==> flow/design.v <==
`timescale 1ns / 1ps
module bnn_core #(
    parameter  STRIDE = 1,
    parameter  IN_CHANNEL = 3,
    parameter  OUT_CHANNEL = 3,
    parameter  WEGT_WIDTH = 3,
    parameter  IN_DATA_WIDTH = 28,
    parameter  IN_DATA_1CH = IN_DATA_WIDTH ** 2,
    parameter  IN_DATA_SIZE = IN_DATA_1CH * IN_CHANNEL,
    parameter  WEGT_1CH = WEGT_WIDTH ** 2,
    parameter  WEGT_SIZE = WEGT_1CH * IN_CHANNEL,
    parameter  WEGTS_SIZE = OUT_CHANNEL * WEGT_SIZE,
    parameter  OUT_DATA_WIDTH = (IN_DATA_WIDTH - WEGT_WIDTH) / STRIDE +1,
    parameter  OUT_DATA_1CH = OUT_DATA_WIDTH ** 2,
    parameter  OUT_DATA_SIZE = OUT_CHANNEL * OUT_DATA_1CH,
    parameter  NUM_BUF = WEGT_WIDTH * IN_CHANNEL,
    parameter CORE_DELAY = 5
)(
	input	wire	                    clk,
	input	wire	                    reset_n,
    input   wire [WEGT_SIZE -1: 0]      i_weight,       
    input   wire [IN_DATA_WIDTH -1:0]   i_data,         
    input   wire                        i_valid,
    input   wire [CORE_DELAY - 1 : 0]   i_calc_valid,
	output  reg                         o_valid,
	output  reg  [OUT_DATA_WIDTH -1: 0] o_result        
    );
reg [1 : 0] core_channel_cnt;
always @(posedge clk or negedge reset_n) begin
    if(!reset_n) begin
        core_channel_cnt <= 0;
    end
    else if(i_valid) begin
        if(core_channel_cnt == 2) begin
            core_channel_cnt <= 0;
        end
        else begin
            core_channel_cnt <= core_channel_cnt + 1;
        end
    end
    else begin
        core_channel_cnt <= 0;
    end
end
integer i, j;
reg [IN_DATA_WIDTH - 1 : 0] r_input_mem_data [NUM_BUF - 1 : 0];
always @(posedge clk or negedge reset_n) begin
	if(!reset_n) begin
		for(i = 0; i < NUM_BUF; i = i + 1) begin
			r_input_mem_data[i] <= {IN_DATA_WIDTH{1'b0}};
		end
	end
	else if(i_valid && core_channel_cnt == 0) begin		 
		for(i = 0; i < IN_CHANNEL; i = i + 1) begin
			r_input_mem_data[i * WEGT_WIDTH] 	    <= r_input_mem_data[i * WEGT_WIDTH + 1];
			r_input_mem_data[i * WEGT_WIDTH + 1] 	<= r_input_mem_data[i * WEGT_WIDTH + 2];
		end
		r_input_mem_data[2] <= i_data;
		r_input_mem_data[5] <= 0;
		r_input_mem_data[8] <= 0;
	end
	else if(i_valid) begin
		r_input_mem_data[core_channel_cnt * WEGT_WIDTH + 2] <= i_data;
	end
end
reg [WEGT_SIZE - 1 : 0] r_weight;
always @(posedge clk or negedge reset_n) begin
    if(!reset_n) begin
        r_weight <= {WEGT_SIZE{1'b0}};
    end
    else if(i_valid) begin
        r_weight <= i_weight;
    end
end
wire [WEGT_SIZE - 1 : 0] sliced_input [OUT_DATA_WIDTH - 1 : 0];
genvar a,b,c;
generate
	for(a = 0; a < OUT_DATA_WIDTH; a = a + 1) begin
		for(b = 0; b < IN_CHANNEL; b = b + 1) begin
			for(c = 0; c < WEGT_WIDTH; c = c + 1) begin
				assign sliced_input[a][(WEGT_SIZE - 1) - b * WEGT_1CH - c * WEGT_WIDTH -: WEGT_WIDTH] 
				= r_input_mem_data[b * WEGT_WIDTH + c][(IN_DATA_WIDTH - 1) - a -: WEGT_WIDTH];
			end
		end
	end
endgenerate
reg [WEGT_SIZE - 1 : 0 ] r_sliced_input [OUT_DATA_WIDTH - 1 : 0];
always @(posedge clk or negedge reset_n) begin
	if(!reset_n) begin
		for(i = 0; i < OUT_DATA_WIDTH; i = i + 1) begin
			r_sliced_input[i] <= {WEGT_SIZE{1'b0}};
		end
	end
	else if(i_calc_valid[1]) begin
		for(i = 0; i < OUT_DATA_WIDTH; i = i + 1) begin
			r_sliced_input[i] <= sliced_input[i];
		end
	end
end
wire [WEGT_SIZE - 1 : 0] xnor_result [OUT_DATA_WIDTH - 1 : 0];
genvar d;
generate
	for(d = 0; d < OUT_DATA_WIDTH; d = d + 1) begin
		assign xnor_result[d] = ~ (r_sliced_input[d] ^ r_weight);
	end
endgenerate
reg [WEGT_SIZE - 1 : 0] r_xnor_result [OUT_DATA_WIDTH - 1 : 0];
always @(posedge clk or negedge reset_n) begin
	if(!reset_n) begin
		for(i = 0; i < OUT_DATA_WIDTH; i = i + 1) begin
			r_xnor_result[i] <= {WEGT_SIZE{1'b0}};
		end
	end
	else if(i_calc_valid[2]) begin
		for(i = 0; i < OUT_DATA_WIDTH; i = i + 1) begin
			r_xnor_result[i] <= xnor_result[i];
		end
	end
end
reg [4 : 0] popcnt_result [OUT_DATA_WIDTH - 1 : 0];
always @(*) begin
	for(i = 0; i < OUT_DATA_WIDTH; i = i + 1) begin
		popcnt_result[i] = 0;
		for(j = 0; j < WEGT_SIZE; j = j + 1) begin
			popcnt_result[i] = popcnt_result[i] + r_xnor_result[i][j];
		end
	end
end
reg [4 : 0] r_popcnt_result [OUT_DATA_WIDTH - 1 : 0];
always @(posedge clk or negedge reset_n) begin
	if(!reset_n) begin
		for(i = 0; i < OUT_DATA_WIDTH; i = i + 1) begin
			r_popcnt_result[i] <= {WEGT_SIZE{1'b0}};
		end
	end
	else if(i_calc_valid[3]) begin
		for(i = 0; i < OUT_DATA_WIDTH; i = i + 1) begin
			r_popcnt_result[i] <= popcnt_result[i];
		end
	end
end
wire [OUT_DATA_WIDTH - 1 : 0] result;
genvar e;
generate
	for(e = 0; e < OUT_DATA_WIDTH; e = e + 1) begin
		assign result[(OUT_DATA_WIDTH - 1) - e] = (r_popcnt_result[e] << 1) > WEGT_SIZE ? 1 : 0;
	end
endgenerate
always @(posedge clk or negedge reset_n) begin
	if(!reset_n) begin
		o_result <= {WEGT_SIZE{1'b0}};
	end
	else if(i_calc_valid[4]) begin
		o_result <= result;
	end
end
always @(posedge clk or negedge reset_n) begin
    if(!reset_n) begin
        o_valid <= 0;
    end
    else begin
        o_valid <= i_calc_valid[4];
    end
end
endmodule
`timescale 1ns / 1ps
module bnn_layer
#(
	parameter CNT_BIT = 31,
	parameter IN_MEM_DWIDTH = 28,
	parameter IN_MEM_AWIDTH = 7,
	parameter IN_MEM_DEPTH  = 84,
	parameter WEGT_MEM_DWIDTH = 27,
	parameter WEGT_MEM_AWIDTH = 2,
	parameter WEGT_MEM_DEPTH  = 3,
	parameter OUT_MEM_DWIDTH = 26,
	parameter OUT_MEM_AWIDTH = 5,
	parameter OUT_MEM_DEPTH  = 78,
    parameter  STRIDE = 1,
    parameter  IN_CHANNEL = 3,
    parameter  OUT_CHANNEL = 3,
    parameter  WEGT_WIDTH = 3,
    parameter  IN_DATA_WIDTH = 28,
    parameter  IN_DATA_1CH = IN_DATA_WIDTH ** 2,
    parameter  IN_DATA_SIZE = IN_DATA_1CH * IN_CHANNEL,  
    parameter  WEGT_1CH = WEGT_WIDTH ** 2,
    parameter  WEGT_SIZE = WEGT_1CH * IN_CHANNEL,
    parameter  WEGTS_SIZE = OUT_CHANNEL * WEGT_SIZE,
    parameter  OUT_DATA_WIDTH = (IN_DATA_WIDTH - WEGT_WIDTH) / STRIDE +1,
    parameter  OUT_DATA_1CH = OUT_DATA_WIDTH ** 2,
    parameter  OUT_DATA_SIZE = OUT_CHANNEL * OUT_DATA_1CH,
    parameter  NUM_BUF = WEGT_WIDTH * IN_CHANNEL,
    parameter  STATE_WIDTH = 3,
    parameter  CORE_DELAY = 5
)
(
    input 				        clk,
    input 				        reset_n,
	input 				        i_run,
	input  [CNT_BIT-1:0]	    i_num_cnt,
	output   			        o_idle,
	output   			        o_read,
	output                      o_write,
	output  			        o_done,
	output[IN_MEM_AWIDTH-1:0] 	addr_input,
	output 				        ce_input,
	output 				        we_input,
	input [IN_MEM_DWIDTH-1:0]   q_input,
	output[IN_MEM_DWIDTH-1:0] 	d_input,
	output[WEGT_MEM_AWIDTH-1:0] addr_weight,
	output 				        ce_weight,
	output 				        we_weight,
	input [WEGT_MEM_DWIDTH-1:0] q_weight,
	output[WEGT_MEM_DWIDTH-1:0] d_weight,
    output[OUT_MEM_AWIDTH-1:0] 	addr_output,
	output 				        ce_output,
	output 				        we_output,
	input [OUT_MEM_DWIDTH-1:0]  q_output,
	output[OUT_MEM_DWIDTH-1:0] 	d_output
    );
localparam S_IDLE	= 2'b00;
localparam S_RUN	= 2'b01;
localparam S_DONE  	= 2'b10;
reg [1:0] c_state_read;  
reg [1:0] n_state_read;  
reg [1:0] c_state_write;  
reg [1:0] n_state_write;  
wire      is_write_start;
wire      calc_valid;
wire      out_channel_end;
wire      wegt_read;
wire      result_valid;
wire	  is_write_done;
wire	  is_read_done;
always @(posedge clk or negedge reset_n) begin
    if(!reset_n) begin
		c_state_read <= S_IDLE;
    end else begin
		c_state_read <= n_state_read;
    end
end
always @(posedge clk or negedge reset_n) begin
    if(!reset_n) begin
		c_state_write <= S_IDLE;
    end else begin
		c_state_write <= n_state_write;
    end
end
always @(*) 
begin
	n_state_read = c_state_read;  
	case(c_state_read)
	S_IDLE	: if(i_run)
				n_state_read = S_RUN;
	S_RUN   : if(is_read_done)
				n_state_read = S_DONE;
	S_DONE	: n_state_read 	 = S_IDLE;
	endcase
end 
always @(*) 
begin
	n_state_write = c_state_write;  
	case(c_state_write)
	S_IDLE	: if(is_write_start)
				n_state_write = S_RUN;
	S_RUN   : if(is_write_done)
				n_state_write = S_DONE;
	S_DONE	: n_state_write   = S_IDLE;
	endcase
end 
assign o_idle 		= (c_state_read == S_IDLE) && (c_state_write == S_IDLE);
assign o_read 		= (c_state_read == S_RUN);
assign o_write 		= (c_state_write == S_RUN);
assign o_done 		= (c_state_write == S_DONE);  
reg [CNT_BIT-1:0] num_cnt;
reg [3:0] o_write_cnt;
always @(posedge clk or negedge reset_n) begin
    if(!reset_n) begin
        num_cnt <= 0;  
    end else if (i_run) begin
        num_cnt <= i_num_cnt;
	end else if (o_done) begin
		num_cnt <= 0;
	end
end
reg [1:0] in_channel_cnt;
always @(posedge clk or negedge reset_n) begin	 
	if(!reset_n) begin
		in_channel_cnt <= 1;
	end
	else if(in_channel_cnt >= 2) begin
		in_channel_cnt <= 0;
	end
	else if(o_read) begin
		in_channel_cnt <= in_channel_cnt + 1;
	end
end
reg [2 : 0] out_channel_cnt;
always @(posedge clk or negedge reset_n) begin
	if(!reset_n) begin
		out_channel_cnt <= 0;
	end
	else if(out_channel_end) begin
		out_channel_cnt <= out_channel_cnt + 1;
	end
	else if(out_channel_cnt == OUT_CHANNEL) begin
		out_channel_cnt <= 0;
	end
end
reg [IN_DATA_WIDTH - 1 : 0] row_cnt;
always @(posedge clk or negedge reset_n) begin	
	if(!reset_n) begin
		row_cnt <= 0;
	end
	else if(row_cnt >= IN_DATA_WIDTH) begin
		row_cnt <= 0;
	end
	else if(o_read && in_channel_cnt == 2) begin
		row_cnt <= row_cnt + 1;
	end
end
reg [CORE_DELAY - 1 : 0] r_calc_valid;
always @(posedge clk or negedge reset_n) begin
	if(!reset_n) begin
		r_calc_valid <= {CORE_DELAY{1'b0}};
	end
	else begin
		r_calc_valid <= {r_calc_valid[CORE_DELAY - 2 : 0],{calc_valid}};
	end
end
reg [CNT_BIT-1:0] addr_cnt_read_input;
reg [CNT_BIT-1:0] addr_cnt_read_weight; 
reg [CNT_BIT-1:0] addr_cnt_write;
assign is_read_done  = o_read  && (out_channel_cnt == OUT_CHANNEL - 1) && out_channel_end ;
assign is_write_done = o_write && (addr_cnt_write == OUT_MEM_DEPTH - 1) && (|r_calc_valid == 0);
assign calc_valid	= o_read && (in_channel_cnt == 0) && (row_cnt > 2);
assign out_channel_end = (addr_cnt_read_input == IN_MEM_DEPTH - 1); 
assign wegt_read    = o_read && (out_channel_cnt > 0) && (in_channel_cnt == 0) &&(row_cnt == 2);
always @(posedge clk or negedge reset_n) begin
    if(!reset_n) begin
        addr_cnt_read_input <= 0;  
    end else if (is_read_done | out_channel_end) begin
        addr_cnt_read_input <= 0; 
    end else if (o_read) begin
        addr_cnt_read_input <= IN_DATA_WIDTH * in_channel_cnt + row_cnt;
	end
end
always @(posedge clk or negedge reset_n) begin
    if(!reset_n) begin
        addr_cnt_read_weight <= 0;  
    end else if (is_read_done) begin
        addr_cnt_read_weight <= 0; 
    end else if (wegt_read) begin
        addr_cnt_read_weight <= addr_cnt_read_weight + 1;
	end
end
always @(posedge clk or negedge reset_n) begin
    if(!reset_n) begin
        addr_cnt_write <= 0;  
    end else if (is_write_done) begin
        addr_cnt_write <= 0; 
    end else if (o_write && result_valid ) begin
        addr_cnt_write <= addr_cnt_write + 1;
	end
end
reg  r_valid;
always @(posedge clk or negedge reset_n) begin
    if(!reset_n) begin
        r_valid <= {IN_MEM_DWIDTH{1'b0}};  
    end else begin
	    r_valid <= o_read;  
    end
end
assign addr_input 	= addr_cnt_read_input;
assign ce_input 	= o_read;
assign we_input 	= 1'b0;  
assign d_input		= {IN_MEM_DWIDTH{1'b0}};  
wire [IN_MEM_DWIDTH - 1 : 0]    input_mem_data;
assign input_mem_data = q_input;
assign addr_weight 	= addr_cnt_read_weight;
assign ce_weight 	= o_read;    
assign we_weight 	= 1'b0;  
assign d_weight		= {IN_MEM_DWIDTH{1'b0}};  
wire [WEGT_MEM_DWIDTH - 1:0] 	weight_mem_data;
assign weight_mem_data = q_weight; 
wire [OUT_MEM_DWIDTH-1:0] w_result;
bnn_core #(
.WEGT_WIDTH     (WEGT_WIDTH),
.IN_DATA_WIDTH  (IN_DATA_WIDTH),
.STRIDE         (STRIDE),
.IN_CHANNEL     (IN_CHANNEL),
.OUT_CHANNEL    (OUT_CHANNEL)
) u_bnn_core (
.clk            (clk),
.reset_n        (reset_n),
.i_weight       (weight_mem_data),
.i_data         (input_mem_data),
.i_valid	    (r_valid),
.i_calc_valid   (r_calc_valid),
.o_valid        (result_valid),
.o_result       (w_result)
);
assign is_write_start = r_calc_valid[4];
assign addr_output 	= addr_cnt_write;
assign ce_output 	= o_write && result_valid;
assign we_output 	= o_write;
assign d_output		= w_result;
endmodule
module bnn_layer0 (
    input  wire        clk,
    input  wire        reset_n,
    input  wire        i_run,
    output wire        o_idle,
    output wire        o_done,
    output wire [6:0]  addr_input,
    output wire        ce_input,
    input  wire [27:0] q_input,
    output wire [1:0]  addr_weight,
    output wire        ce_weight,
    input  wire [26:0] q_weight,
    output wire [6:0]  addr_output,
    output wire        we_output,
    output wire [25:0] d_output
);
wire        w_read, w_write;
wire        w_we_input, w_we_weight, w_ce_output, w_we_output;
wire [27:0] w_d_input;
wire [26:0] w_d_weight;
bnn_layer #(
    .CNT_BIT         (31),
    .IN_MEM_DWIDTH   (28),
    .IN_MEM_AWIDTH   (7),
    .IN_MEM_DEPTH    (84),
    .WEGT_MEM_DWIDTH (27),
    .WEGT_MEM_AWIDTH (2),
    .WEGT_MEM_DEPTH  (3),
    .OUT_MEM_DWIDTH  (26),
    .OUT_MEM_AWIDTH  (7),
    .OUT_MEM_DEPTH   (78),
    .WEGT_WIDTH      (3),
    .IN_DATA_WIDTH   (28),
    .STRIDE          (1),
    .IN_CHANNEL      (3),
    .OUT_CHANNEL     (3)
) u_bnn_layer (
    .clk         (clk),
    .reset_n     (reset_n),
    .i_run       (i_run),
    .i_num_cnt   (31'd84),
    .o_idle      (o_idle),
    .o_read      (w_read),
    .o_write     (w_write),
    .o_done      (o_done),
    .addr_input  (addr_input),
    .ce_input    (ce_input),
    .we_input    (w_we_input),
    .q_input     (q_input),
    .d_input     (w_d_input),
    .addr_weight (addr_weight),
    .ce_weight   (ce_weight),
    .we_weight   (w_we_weight),
    .q_weight    (q_weight),
    .d_weight    (w_d_weight),
    .addr_output (addr_output),
    .ce_output   (w_ce_output),
    .we_output   (w_we_output),
    .q_output    (26'd0),
    .d_output    (d_output)
);
assign we_output = w_ce_output & w_we_output;
endmodule
# Reports on bnn_layer0
# Tool output for the design above, in the order of the flow.
# Line numbers count from 1 in the design file above.
# Library cell names are shortened.
# The mark n/a stands for no value.
# design
top_module,bnn_layer0
clk_port,clk
library,sky130hd
lib_corner,tt_025C_1v80

# Word-level counts
# Source: Yosys, flattened and elaborated. Widths are those after wreduce. Registers that Yosys merges into a memory's read port (data or address) are not register bits. Print and check cells do not count. Equal cells are merged and count once.
# bits
wordCells,1016
inputBits,58
reg_bits,1978
# classes
addsub,684
bitwise,54
compare,30
mux,73
multipliers,2
n_reduce_logical,49
equal,23
# ops
cell,count
adder 5 x 1 -> 5 bit,572
2-to-1 mux 28 bit,29
XOR 27 bit,26
inverter 27 bit,26
2-to-1 mux 31 bit,6
> comparator 6 x 5 -> 1 bit with constant B,26
adder 4 x 1 -> 5 bit,26
adder 3 x 1 -> 4 bit,26
adder 2 x 1 -> 3 bit,26
adder 31 x 1 -> 31 bit with constant B,2
== test 31 x 7 -> 1 bit with constant B,2
adder 1 x 1 -> 2 bit,26
nonzero test 2 bit,16
logical NOT 32 bit,1
adder 31 x 28 -> 31 bit,1
adder 28 x 1 -> 28 bit with constant B,1
> comparator 28 x 2 -> 1 bit with constant B,1
== test 28 x 2 -> 1 bit with constant B,1
>= comparator 28 x 5 -> 1 bit with constant B,1
2-to-1 mux 1 bit,26
AND reduction 2 bit,9
== test 4 x 3 -> 1 bit with constant B,4
2-to-1 mux 2 bit,8
logical AND 1 bit,13
parallel mux 2 bit (select 3 bit),2
multiplier 3 x 2 -> 5 bit with constant A,1
== test 2 bit with constant B,4
multiplier 2 x 2 -> 4 bit with constant B,1
# Not listed: further kinds 20, cells in them 32.

# Logic depth
# Longest topological path by Yosys (ltp), each cell counted once; first at word level (registers and memories cut), then after technology mapping (sequential cells cut; the memories' decode and read muxes count).
# logic_depth
depth_word,26
ABC_AREA,0
ltp_mapped,18
ltp_nobuf,18

# Netlist
# Source: synth_stat.txt of the flow (Yosys; design flattened, memories mapped). It holds for the ABC_AREA given above (unset counts as 0); a run with the other value may have another netlist.
# Totals and module areas in this step are rounded.
# synth_totals
seq_area_um2,36860
stdcells,6621
area_um2,78430
ff_cells,1473
# types
cell,count,type_area_um2
dfrtp_1,1470,3.68E+04
mux2_2,854,9.62E+03
fa_1,469,9.39E+03
xnor2_1,808,7.08E+03
inv_1,942,3.54E+03
ha_1,253,3.17E+03
o21ai_0,464,2.32E+03
nand2_1,539,2023.19
clkbuf_1,200,750.72
a21oi_1,114,570.547
buf_2,75,375.36
a21o_1,47,352.838
nor2_1,94,352.838
xor2_1,24,210.202
a31oi_1,27,168.912
mux2i_1,16,160.154
a211oi_1,21,157.651
o21bai_1,17,127.622
# Other cell types: 43; their cells: 187.
# By module: a second synthesis without flattening, with its own total; a netlist apart from the flattened one above.
# unflattened
hier_cells,7003
hier_area_um2,80740
# Rows give one instance, submodules left out.
# modules
module,mod_seq_area_um2,n_inst,mod_area_um2,cells
bnn_core,34180,1,75050,6454
bnn_layer,2681,1,5682,546
bnn_layer0,0.0,1,13.8,3

# Worst setup path after synthesis
# OpenSTA on the mapped netlist: ideal clock, no wires. The path of least setup slack (recovery checks aside). Input and output delay are each 20% of the period. Register names are those of the netlist, which keeps one name where synthesis merged equal registers.
# synth_path
path_type,flip-flop to flip-flop
startpoint,reg u_bnn_layer.u_bnn_core.r_xnor_result[7][17]
endpoint,reg u_bnn_layer.u_bnn_core.r_popcnt_result[7][4]
arrival_time_ns,5.006
clock_period_ns,6.0
path_stages,19
launch_ns,0.000
delay_ns,5.131
setup_slack_ns,0.870
setup_ns,0.125
path_buffers,0
period_less_setup_slack_ns,5.13
# "delay_ns" = arrival - input delay + setup time.
# "path_stages": output pins that drive a net of the path, with the launching flip-flop's if there is one; two outputs of one cell count as two.
# "period_less_setup_slack_ns" = period - worst setup slack (recovery checks aside). The figure is calculated, with input and output delays left at 20% of the set period.
# Between the ends stands the longest chain of elaborated cells between them, by number of cells; it is not shown to be the way that was timed. Of several equally long chains one is given.
# A line is the first line of the expression or statement that the cell stems from. Yosys adds cells for indexed reads and writes and turns some case tables into memories.
# synth_between
path_cell_list,dfrtp_1 > fa_1 > inv_1 > fa_1 > inv_1 > fa_1 > inv_1 > fa_1 > fa_1 > fa_1 > inv_1 > ha_1 > a21oi_1 > fa_1 > inv_1 > a21o_1 > a21oi_1 > xnor2_1 > mux2_2
elab_chain_cells,10
cells_between,10
cone_lines,1
# synth_rtl
element,line_no,rtl
from (decl),107,reg [WEGT_SIZE - 1 : 0] r_xnor_result [OUT_DATA_WIDTH - 1 : 0];
from (assign),111,r_xnor_result[i] <= {WEGT_SIZE{1'b0}};
from (assign),116,r_xnor_result[i] <= xnor_result[i];
adder 5 x 1 -> 5 bit (10 in a row),125,popcnt_result[i] = popcnt_result[i] + r_xnor_result[i][j];
to (assign),133,r_popcnt_result[i] <= {WEGT_SIZE{1'b0}};
to (assign),138,r_popcnt_result[i] <= popcnt_result[i];
to (decl),129,reg [4 : 0] r_popcnt_result [OUT_DATA_WIDTH - 1 : 0];

# Worst path after layout
# Path of least setup slack in the final report of record 1 (OpenROAD, finished layout, wires in). Where an end is a register, its clock arrival counts in the times.
# layout_path
path_type,flip-flop to flip-flop
startpoint,reg u_bnn_layer.u_bnn_core.r_xnor_result[7][17]
endpoint,reg u_bnn_layer.u_bnn_core.r_popcnt_result[7][4]
setup_ns,0.11
path_buffers,0
setup_slack_ns,0.49
path_stages,19
arrival_time_ns,6.21
clock_period_ns,6.0
launch_ns,0.81
# Between the ends stands the longest chain of elaborated cells between them, by number of cells; it is not shown to be the way that was timed. Of several equally long chains one is given.
# layout_between
path_cell_list,dfrtp_1 > fa_1 > inv_1 > fa_1 > inv_1 > fa_1 > inv_1 > fa_1 > fa_1 > fa_1 > inv_1 > ha_1 > a21oi_1 > fa_1 > inv_1 > a21o_1 > a21oi_1 > xnor2_1 > mux2_2
elab_chain_cells,10
cells_between,10
cone_lines,1
# layout_rtl
element,line_no,rtl
from (decl),107,reg [WEGT_SIZE - 1 : 0] r_xnor_result [OUT_DATA_WIDTH - 1 : 0];
from (assign),111,r_xnor_result[i] <= {WEGT_SIZE{1'b0}};
from (assign),116,r_xnor_result[i] <= xnor_result[i];
adder 5 x 1 -> 5 bit (10 in a row),125,popcnt_result[i] = popcnt_result[i] + r_xnor_result[i][j];
to (assign),133,r_popcnt_result[i] <= {WEGT_SIZE{1'b0}};
to (assign),138,r_popcnt_result[i] <= popcnt_result[i];
to (decl),129,reg [4 : 0] r_popcnt_result [OUT_DATA_WIDTH - 1 : 0];

# Settings and measured results of 3 stored flow runs for module bnn_layer0 (sky130hd), not sorted in any way. The constraints put input and output delay at 20% of the set period each and load the outputs with 0.01 pF.
# By "achieved_clock_period_ns" is meant the clock period of the run minus its worst setup slack. This is arithmetic on one report: input and output delays are still those of the set period (20% each).
# "critical_path_time_ns" means the part of the period allowed to the worst setup path (the constraints hold back 20% at inputs and 20% at outputs) less its slack; where the path has registers, the arrival times of their clocks count too.
# "total_power_uw" rests on the timing tool's default activity at the inputs, not on a simulated workload.
# The results are shown rounded.
# Among the settings, -- means not set for that run.
# A result given as -- is not shown for that run.
run name,CAP_MARGIN,CELL_PAD_IN_SITES_DETAIL_PLACEMENT,CORE_UTILIZATION,GPL_ROUTABILITY_DRIVEN,PLACE_DENSITY,period_ns,CORE_MARGIN,SLEW_MARGIN,CELL_PAD_IN_SITES_GLOBAL_PLACEMENT,CORE_ASPECT_RATIO,CTS_CLUSTER_DIAMETER,CTS_CLUSTER_SIZE,GPL_TIMING_DRIVEN,MIN_ROUTING_LAYER,PLACE_DENSITY_LB_ADDON,SETUP_SLACK_MARGIN,TNS_END_PERCENT,ABC_AREA,die_footprint_um2,worst_setup_slack_ns,setupTns_ns,yosys.chip_area_um2,achieved_clock_period_ns,critical_path_time_ns,critical_path_kind,cell_area_final_um2,total_power_uw,finalUtil_pct
record 1,35,1,40,0,0.6,6.0,2,20,--,--,--,--,--,--,--,--,--,--,199600,0.489,0.000,78430,5.511,5.51,flip-flop to flip-flop,88360,20820,45.4
record 2,10,--,54,--,--,5.16,8,35,3,0.55,198,34,0,met2,0.15,0.48,70,--,--,--,--,--,--,--,--,--,--,--
record 3,20,--,48,0,--,7.94,2,20,--,--,--,--,--,met1,--,--,--,0,166600,2.594,0.000,78430,5.346,5.35,flip-flop to flip-flop,87130,15460,53.6
# Record 2: no results, routing failed with GRT-0116
